==> flow/design.v <==
module walker( 
   va_rdy_o, pa_o, pa_vld_o, pa_fault_o, pw_c_va_o, pw_c_vld_o,
   l1_va_o, l1_cancel_o, l1_va_vld_o, ch_va_o, ch_va_vld_o, stall_o,
   clk_i, resetn_i, va_i, va_vld_i, pw_c_pa_i, l1_pa_i, l1_pa_vld_i,
   ch_fault_i, stall_i
   );
   input logic clk_i;   
   input logic resetn_i;
   input logic [31:0] va_i;
   input logic        va_vld_i;
   output logic       va_rdy_o;
   output logic[27:0] pa_o;
   output logic       pa_vld_o;
   output logic       pa_fault_o;
   output logic [31:0] pw_c_va_o;
   output logic        pw_c_vld_o;
   input logic [15:0]  pw_c_pa_i;
   output logic[27:0] l1_va_o;
   output logic       l1_cancel_o;
   output logic       l1_va_vld_o;
   input logic [31:0] l1_pa_i;
   input logic        l1_pa_vld_i;
   output logic[27:0] ch_va_o;
   output logic       ch_va_vld_o;
   input logic        ch_fault_i;
   output logic       stall_o;
   input logic        stall_i;
   logic [31:0] va_reg;
   logic [3:0]  pw00_03_va_vld_reg;
   logic        ld05_va_vld_reg;
   logic        cancel_fault_reg;
   logic [27:0] ld_va_reg;
   logic        va_rdy_reg;
   assign pw_c_va_o = va_reg;
   assign pw_c_vld_o = pw00_03_va_vld_reg[0];
   always_ff@(posedge clk_i)
   begin
      if (!resetn_i)
      begin
	 va_reg <= 32'h0;
	 pw00_03_va_vld_reg <= 4'h0;
	 ld_va_reg <= 28'h0;
      end
      else
      begin
	 if (!stall_o && !stall_i)
	 begin
	    if (va_vld_i && va_rdy_o) 
	    begin
	       va_reg <= va_i;
	    end
	    pw00_03_va_vld_reg[3:0] <= {pw00_03_va_vld_reg[2:0], va_vld_i && va_rdy_o};
	    ld_va_reg <= {pw_c_pa_i, va_reg[11:0]};	    
	 end
      end
   end
   assign va_rdy_o = va_rdy_reg || (pw00_03_va_vld_reg[3] && !stall_o && !stall_i);
   always @(posedge clk_i)
   begin
      if (!resetn_i)		 
	va_rdy_reg <= 1'b1;
      else
	begin	    
	   if (va_vld_i && (va_rdy_reg || va_rdy_o)) 
	     va_rdy_reg <= 1'b0;
	   else if (!va_rdy_reg && va_rdy_o)
	     va_rdy_reg <= 1'b1;
	end
   end
   assign l1_va_o     = ld_va_reg;
   assign l1_va_vld_o = pw00_03_va_vld_reg[2] && !stall_i;
   assign ch_va_o = ld_va_reg;
   assign ch_va_vld_o = pw00_03_va_vld_reg[2] && !stall_i;
   assign l1_cancel_o = ch_fault_i && !cancel_fault_reg && pw00_03_va_vld_reg[3];
   always@(posedge clk_i)
   begin
      if (!resetn_i)
      begin
	 cancel_fault_reg <= 1'b0;	 
	 ld05_va_vld_reg <= 1'b0;
      end
      else
      begin
	 if (!stall_o && !stall_i) 
	 begin	 
	    ld05_va_vld_reg <= pw00_03_va_vld_reg[3];
	 end
	 if (pw00_03_va_vld_reg[3])
	   cancel_fault_reg <= l1_cancel_o;
	 else if (cancel_fault_reg && l1_pa_vld_i && !stall_i)
	   cancel_fault_reg <= 1'b0;
      end
   end
   assign stall_o = !ch_fault_i && !l1_pa_vld_i && pw00_03_va_vld_reg[3]; 
   assign pa_o = {va_reg[31:16],l1_pa_i[11:0]};
   assign pa_vld_o = (l1_pa_vld_i || cancel_fault_reg) && pw00_03_va_vld_reg[3];
   assign pa_fault_o = cancel_fault_reg;
endmodule
module PWU 
( 
   va_rdy_o, pa_o, pa_vld_o, pa_fault_o, pw_c_va_o, pw_c_vld_o,
   l1_va_o, l1_cancel_o, l1_va_vld_o, ch_va_o, ch_va_vld_o,
   clk_i, resetn_i, va_i, va_vld_i, pa_rdy_i, pw_c_pa_i, l1_pa_i,
   l1_pa_vld_i, ch_fault_i
   );
   input logic clk_i;   
   input logic resetn_i;
   input logic [31:0] va_i;
   input logic        va_vld_i;
   output logic       va_rdy_o;
   output logic[27:0] pa_o;
   output logic       pa_vld_o;
   output logic       pa_fault_o;
   input logic        pa_rdy_i;
   output logic [31:0] pw_c_va_o;
   output logic        pw_c_vld_o;
   input logic [15:0]  pw_c_pa_i;
   output logic[27:0] l1_va_o;
   output logic       l1_cancel_o;
   output logic       l1_va_vld_o;
   input logic [31:0] l1_pa_i;
   input logic        l1_pa_vld_i;
   output logic[27:0] ch_va_o;
   output logic       ch_va_vld_o;
   input logic        ch_fault_i;
   logic [1:0]      walk_sel_reg;
   logic [3:0][1:0] walk_sel_pw00_03_reg;
   logic walkers_ready_s;
   logic walkers_stall_s;
   logic [3:0]       va_rdy_s;
   logic [3:0][27:0] pa_s;
   logic [3:0]       pa_vld_s;
   logic [3:0]       pa_fault_s;
   logic [3:0][31:0] pw_c_va_s;
   logic [3:0]       pw_c_vld_s;
   logic [3:0][27:0] l1_va_s;
   logic [3:0]       l1_cancel_s;
   logic [3:0]       l1_va_vld_s;
   logic [3:0][27:0] ch_va_s;
   logic [3:0]       ch_va_vld_s;
   logic [3:0]       stall_s;
   logic [3:0]       va_vld_s;
   always_ff@(posedge clk_i)
   begin
      if (!resetn_i)
      begin
	walk_sel_reg <= 2'h0;
	 for (int i=0; i<4;i++)
	   walk_sel_pw00_03_reg[i] <= 2'h0;
      end
      else
      begin
	 if (walkers_ready_s && va_vld_i && !walkers_stall_s)
	 begin
	    walk_sel_reg <= walk_sel_reg + 1; 
	 end
	 if (!walkers_stall_s)
	 begin
	    walk_sel_pw00_03_reg <= {walk_sel_pw00_03_reg[2:0], walk_sel_reg}; 
	 end
      end      
   end
   assign walkers_ready_s = va_rdy_s != 0;
   assign va_rdy_o = walkers_ready_s;
   always_comb
   begin
      va_vld_s = 4'h1;
      for (int i=0; i<4; i++)
	if (walk_sel_reg == i[1:0])
	begin
	   va_vld_s[i] = 1'b1;
	end
   end
   assign pw_c_vld_o = pw_c_vld_s[walk_sel_pw00_03_reg[0]];
   assign pw_c_va_o  = pw_c_va_s[walk_sel_pw00_03_reg[0]];
   assign l1_va_o     = l1_va_s[walk_sel_pw00_03_reg[2]];
   assign l1_va_vld_o = l1_va_vld_s[walk_sel_pw00_03_reg[2]];
   assign ch_va_o = ch_va_s[walk_sel_pw00_03_reg[2]];
   assign ch_va_vld_o = ch_va_vld_s[walk_sel_pw00_03_reg[2]];
   assign l1_cancel_o = l1_cancel_s[walk_sel_pw00_03_reg[3]];
   assign walkers_stall_s = stall_s != 0 || (pa_vld_o && !pa_rdy_i);
   generate
      for (genvar i=0; i<4; i++)
      begin
	 walker walker_inst( 
			    .va_rdy_o		(va_rdy_s[i]),	  
			    .pa_o		(pa_s[i]),	  
			    .pa_vld_o		(pa_vld_s[i]),	  
			    .pa_fault_o		(pa_fault_s[i]),  
			    .pw_c_va_o		(pw_c_va_s[i]),	  
			    .pw_c_vld_o		(pw_c_vld_s[i]),  
			    .l1_va_o		(l1_va_s[i]),	  
			    .l1_cancel_o	(l1_cancel_s[i]),  
			    .l1_va_vld_o	(l1_va_vld_s[i]),  
			    .ch_va_o		(ch_va_s[i]),	  
			    .ch_va_vld_o	(ch_va_vld_s[i]),  
			    .stall_o		(stall_s[i]),	  
			    .clk_i		(clk_i),
			    .resetn_i		(resetn_i),
			    .va_i		(va_i[31:0]),
			    .va_vld_i		(va_vld_s[i]),	  
			    .pw_c_pa_i		(pw_c_pa_i[15:0]),
			    .l1_pa_i		(l1_pa_i[31:0]),
			    .l1_pa_vld_i	(l1_pa_vld_i),
			    .ch_fault_i		(ch_fault_i),
			    .stall_i		(walkers_stall_s));  
      end
   endgenerate
   always_ff@(posedge clk_i)
   begin
      if (!resetn_i)
      begin
	 pa_o       <= 28'h0;
	 pa_vld_o   <= 1'b0;
	 pa_fault_o <= 1'b0;
      end
      else
      begin
	 if (pa_rdy_i || (!pa_rdy_i && !pa_vld_o))
	 begin
	    pa_o       <= pa_s[walk_sel_pw00_03_reg[3]];
	    pa_vld_o   <= pa_vld_s[walk_sel_pw00_03_reg[3]];
	    pa_fault_o <= pa_fault_s[walk_sel_pw00_03_reg[3]] || l1_pa_i[31:12] != 0; 
	 end
      end
   end
endmodule
== Reports on PWU ==
What the tools print for PWU, step after step.
Lines are those of the file above, counted from 1.
Cell names lack the library's common part.
Not given: --

* Top: PWU
* Clock input: clk_i
* Cell library: sky130hd
* Library corner: tt_025C_1v80

== Word-level counts ==
Counts by Yosys on the flattened word-level netlist (proc, flatten, opt, wreduce; memories kept). Register bits leave out memories and registers merged into their read ports (data or address). Print and check cells are left out. Cells with the same type and inputs are merged into one.

* Bits of input ports: 86
* Register bits: 304

* Equal/unequal tests: 3
* Mux-type cells: 19
* $add $sub $neg: 1
* Shift-type cells: 8
* Multipliers: 2
* Reduce/logical cells: 102

{| class="wikitable"
|+ Operators with widths
! cell !! number
|-
| 112-bit by 8-bit variable part select with 28-bit output || 2
|-
| 128-bit by 8-bit variable part select with 32-bit output || 1
|-
| 1-bit logical AND || 55
|-
| 2-bit by 3-bit multiplier with 5-bit output (second input constant) || 2
|-
| 20-bit nonzero test || 1
|-
| 4-bit by 2-bit variable part select with 1-bit output || 5
|-
| 1-bit two-way mux || 19
|-
| 1-bit zero test || 17
|-
| 2-bit nonzero test || 8
|-
| 1-bit logical OR || 15
|-
| 2-bit AND reduction || 4
|-
| 4-bit nonzero test || 2
|-
| 2-bit equality test (second input constant) || 2
|-
| 2-bit by 1-bit adder with 2-bit output (second input constant) || 1
|-
| 2-bit by 1-bit equality test with 1-bit output (second input constant) || 1
|}

== Depth ==
Longest topological path by Yosys (ltp), each cell counted once; first at word level (registers and memories cut), then after technology mapping (sequential cells cut; the memories' decode and read muxes count).

* Depth in word-level cells: 11
* ABC_AREA: 0
* Mapped depth: 9
* Mapped depth without buffers: 4

== Netlist ==
The flow's flattened synthesis, as Yosys stat reports it; memories are mapped. The netlist is that of the ABC_AREA named above (0 if unset); the other value can give another one.

{| class="wikitable"
|+ Cells by type
! type !! number
|-
| dfxtp_1 || 304
|-
| mux4_2 || 80
|-
| nand2_1 || 441
|-
| mux2i_1 || 129
|-
| a21oi_1 || 169
|-
| buf_4 || 45
|-
| clkbuf_1 || 53
|-
| buf_2 || 30
|-
| o21ai_0 || 8
|-
| ha_1 || 3
|-
| nor4_1 || 6
|-
| o21a_1 || 5
|-
| buf_6 || 3
|-
| and2_1 || 5
|-
| nor3b_1 || 4
|-
| nor2_1 || 7
|-
| a31oi_1 || 4
|-
| nor4_4 || 1
|}

Other cell types: 16; their cells: 22.

* Flip-flops: 304
* Standard cells after synthesis: 1319
* Mapped area: 12834.8 sq um

The figures by module come from a second, unflattened synthesis with its own total; it is not the netlist above.

* Cells (unflattened synthesis): 1685
* Area total of the unflattened synthesis: 16625.9 sq um

Rows give one instance, submodules left out.

{| class="wikitable"
|+ By module
! module !! area (sq um) !! cells !! sequential area (sq um) !! instances
|-
| walker || 3052.9 || 335 || 1321.3 || 4
|-
| PWU || 4414.2 || 345 || 800.8 || 1
|}

== Timing after synthesis ==
Path of least setup slack by OpenSTA after synthesis, without wires, with an ideal clock, recovery checks aside; 20% of the period is set as input and as output delay. Where synthesis merged equal registers, the netlist keeps one of their names.

* Path kind: input port to output port
* Start: input l1_pa_vld_i
* End: output l1_va_vld_o
* Slack: 0.970 ns
* Driving pins on the path: 9
* Required time: 3.200 ns
* External input delay: 0.800 ns
* Period: 4.0 ns
* Delay of the path: 1.430 ns
* Arrival time: 2.230 ns
* Buffers on the path: 6
* Launch time at the first pin: 0.800 ns
* Synthesis period reached: 3.03 ns

"delay of the path" is the arrival time less input delay plus setup time.
At an output port there is no setup time.
"driving pins on the path": output pins that drive a net of the path, with the launching flip-flop's if there is one; two outputs of one cell count as two.
"synthesis period reached" is the clock period less the worst setup slack; recovery checks do not enter. This is arithmetic on one report: input and output delays are still those of the set period (20% each).
Between the ends stands the longest chain of elaborated cells between them, by number of cells; it is not shown to be the way that was timed. Of several equally long chains one is given.
Each line given opens the expression or statement behind the cell; cells for indexed reads and writes are added by Yosys, which also makes memories of some case tables.

* Path through: buf_2 -> or2_1 -> buf_2 -> o21a_1 -> buf_2 -> buf_4 -> buf_2 -> and2_1 -> buf_4
* Cells in the longest elaborated chain: 8
* Elaborated cells on any way between the ends: 14

{| class="wikitable"
|+ RTL lines, path after synthesis
! what !! line !! source
|-
| start, declared || 122 || <nowiki>input logic        l1_pa_vld_i;</nowiki>
|-
| 1-bit zero test || 94 || <nowiki>assign stall_o = !ch_fault_i && !l1_pa_vld_i && pw00_03_va_vld_reg[3];</nowiki>
|-
| 1-bit logical AND x2 || 94 ||
|-
| 4-bit nonzero test || 181 || <nowiki>assign walkers_stall_s = stall_s != 0 || (pa_vld_o && !pa_rdy_i);</nowiki>
|-
| 1-bit logical OR || 181 ||
|-
| 1-bit zero test || 71 || <nowiki>assign l1_va_vld_o = pw00_03_va_vld_reg[2] && !stall_i;</nowiki>
|-
| 1-bit logical AND || 71 ||
|-
| 4-bit by 2-bit variable part select with 1-bit output || 177 || <nowiki>assign l1_va_vld_o = l1_va_vld_s[walk_sel_pw00_03_reg[2]];</nowiki>
|-
| end, declared || 120 || <nowiki>output logic       l1_va_vld_o;</nowiki>
|}

Nets of the timed path that keep an RTL name, with a line that drives or declares them; the list need not be complete.

{| class="wikitable"
|+ Nets with RTL names, path after synthesis
! signal !! line !! source
|-
| ch_va_vld_o || 179 || <nowiki>assign ch_va_vld_o = ch_va_vld_s[walk_sel_pw00_03_reg[2]];</nowiki>
|}

== Worst path after layout ==
From the final timing report of run 1: the path of least setup slack in the routed layout; clock arrival at registers is part of the times.

* Path kind: input port to output port
* Start: input l1_pa_vld_i
* End: output ch_va_vld_o
* Arrival time: 2.62 ns
* Required time: 3.20 ns
* Slack: 0.58 ns
* Buffers on the path: 2
* External input delay: 0.80 ns
* Launch time at the first pin: 0.80 ns
* Period: 4.0 ns
* Driving pins on the path: 5

Between the ends stands the longest chain of elaborated cells between them, by number of cells; it is not shown to be the way that was timed. Of several equally long chains one is given.

* Path through: clkdlybuf4s50_1 -> or2_1 -> o21a_4 -> and2_1 -> clkdlybuf4s50_1
* Cells in the longest elaborated chain: 8
* Elaborated cells on any way between the ends: 14

{| class="wikitable"
|+ RTL lines, path after layout
! what !! line !! source
|-
| start, declared || 122 || <nowiki>input logic        l1_pa_vld_i;</nowiki>
|-
| 1-bit zero test || 94 || <nowiki>assign stall_o = !ch_fault_i && !l1_pa_vld_i && pw00_03_va_vld_reg[3];</nowiki>
|-
| 1-bit logical AND x2 || 94 ||
|-
| 4-bit nonzero test || 181 || <nowiki>assign walkers_stall_s = stall_s != 0 || (pa_vld_o && !pa_rdy_i);</nowiki>
|-
| 1-bit logical OR || 181 ||
|-
| 1-bit zero test || 73 || <nowiki>assign ch_va_vld_o = pw00_03_va_vld_reg[2] && !stall_i;</nowiki>
|-
| 1-bit logical AND || 73 ||
|-
| 4-bit by 2-bit variable part select with 1-bit output || 179 || <nowiki>assign ch_va_vld_o = ch_va_vld_s[walk_sel_pw00_03_reg[2]];</nowiki>
|-
| end, declared || 124 || <nowiki>output logic       ch_va_vld_o;</nowiki>
|}

==> results <==
Below are 3 stored runs of the flow (Yosys, OpenROAD; platform sky130hd) on PWU, each with its settings and what was measured, unordered. Constraints: input delay and output delay 20% of the set period each, output load 0.01 pF.
By "reached clock period" is meant the clock period of the run minus its worst setup slack. This is arithmetic on one report: input and output delays are still those of the set period (20% each).
"critical path time" is the time allowed to the run's worst setup path (the clock period less input and output delay, where it has them) less its slack. Clock arrival times count: a late capture clock shortens it, a late launch clock lengthens it.
"total design power": no workload was simulated; the value follows from the tool's default switching activity.

=== Run 1 ===
{| class="wikitable"
! Setting !! Value
|-
| CORE_UTILIZATION || 40
|-
| period_ns || 4.0
|-
| CAP_MARGIN || 20
|-
| CORE_MARGIN || 2
|-
| SLEW_MARGIN || 20
|-
! Result !! Value
|-
| Synthesis area || 12834.8 sq um
|-
| Area inside the die boundary || 33536.6 sq um
|-
| Standard-cell area after layout || 16153.0 sq um
|-
| Final utilization || 0.512
|-
| Smallest setup slack || 0.575 ns
|-
| Total negative setup slack || 0.000 ns
|-
| Worst hold slack after layout || 0.445 ns
|-
| Total design power || 0.007344 W
|-
| Reached clock period || 3.425 ns
|-
| Critical path time || 1.82 ns
|-
| Worst setup path kind || input port to output port
|}

=== Run 2 ===
{| class="wikitable"
! Setting !! Value
|-
| CAP_MARGIN || 20
|-
| CELL_PAD_IN_SITES_DETAIL_PLACEMENT || 0
|-
| CORE_UTILIZATION || 23
|-
| CTS_CLUSTER_SIZE || 87
|-
| GPL_TIMING_DRIVEN || 0
|-
| MIN_ROUTING_LAYER || met1
|-
| PLACE_DENSITY_LB_ADDON || 0.24
|-
| SETUP_SLACK_MARGIN || -0.18
|-
| TNS_END_PERCENT || 100
|-
| period_ns || 2.54
|-
| CORE_MARGIN || 2
|-
| SLEW_MARGIN || 20
|-
! Result !! Value
|-
| Synthesis area || 12834.8 sq um
|-
| Area inside the die boundary || 57708.1 sq um
|-
| Standard-cell area after layout || 17381.7 sq um
|-
| Final utilization || 0.315
|-
| Smallest setup slack || -0.131 ns
|-
| Total negative setup slack || -2.247 ns
|-
| Worst hold slack after layout || 0.384 ns
|-
| Total design power || 0.01207 W
|-
| Reached clock period || 2.671 ns
|-
| Critical path time || 2.16 ns
|-
| Worst setup path kind || flip-flop to output port
|}

=== Run 3 ===
{| class="wikitable"
! Setting !! Value
|-
| CORE_ASPECT_RATIO || 1.18
|-
| CORE_UTILIZATION || 40
|-
| HOLD_SLACK_MARGIN || 0.23
|-
| period_ns || 4.0
|-
| CAP_MARGIN || 20
|-
| CORE_MARGIN || 2
|-
| SLEW_MARGIN || 20
|-
! Result !! Value
|-
| Synthesis area || 12834.8 sq um
|-
| Area inside the die boundary || 33541.0 sq um
|-
| Standard-cell area after layout || 16124.2 sq um
|-
| Final utilization || 0.508
|-
| Smallest setup slack || 0.530 ns
|-
| Total negative setup slack || 0.000 ns
|-
| Worst hold slack after layout || 0.447 ns
|-
| Total design power || 0.007202 W
|-
| Reached clock period || 3.470 ns
|-
| Critical path time || 1.87 ns
|-
| Worst setup path kind || input port to output port
|}
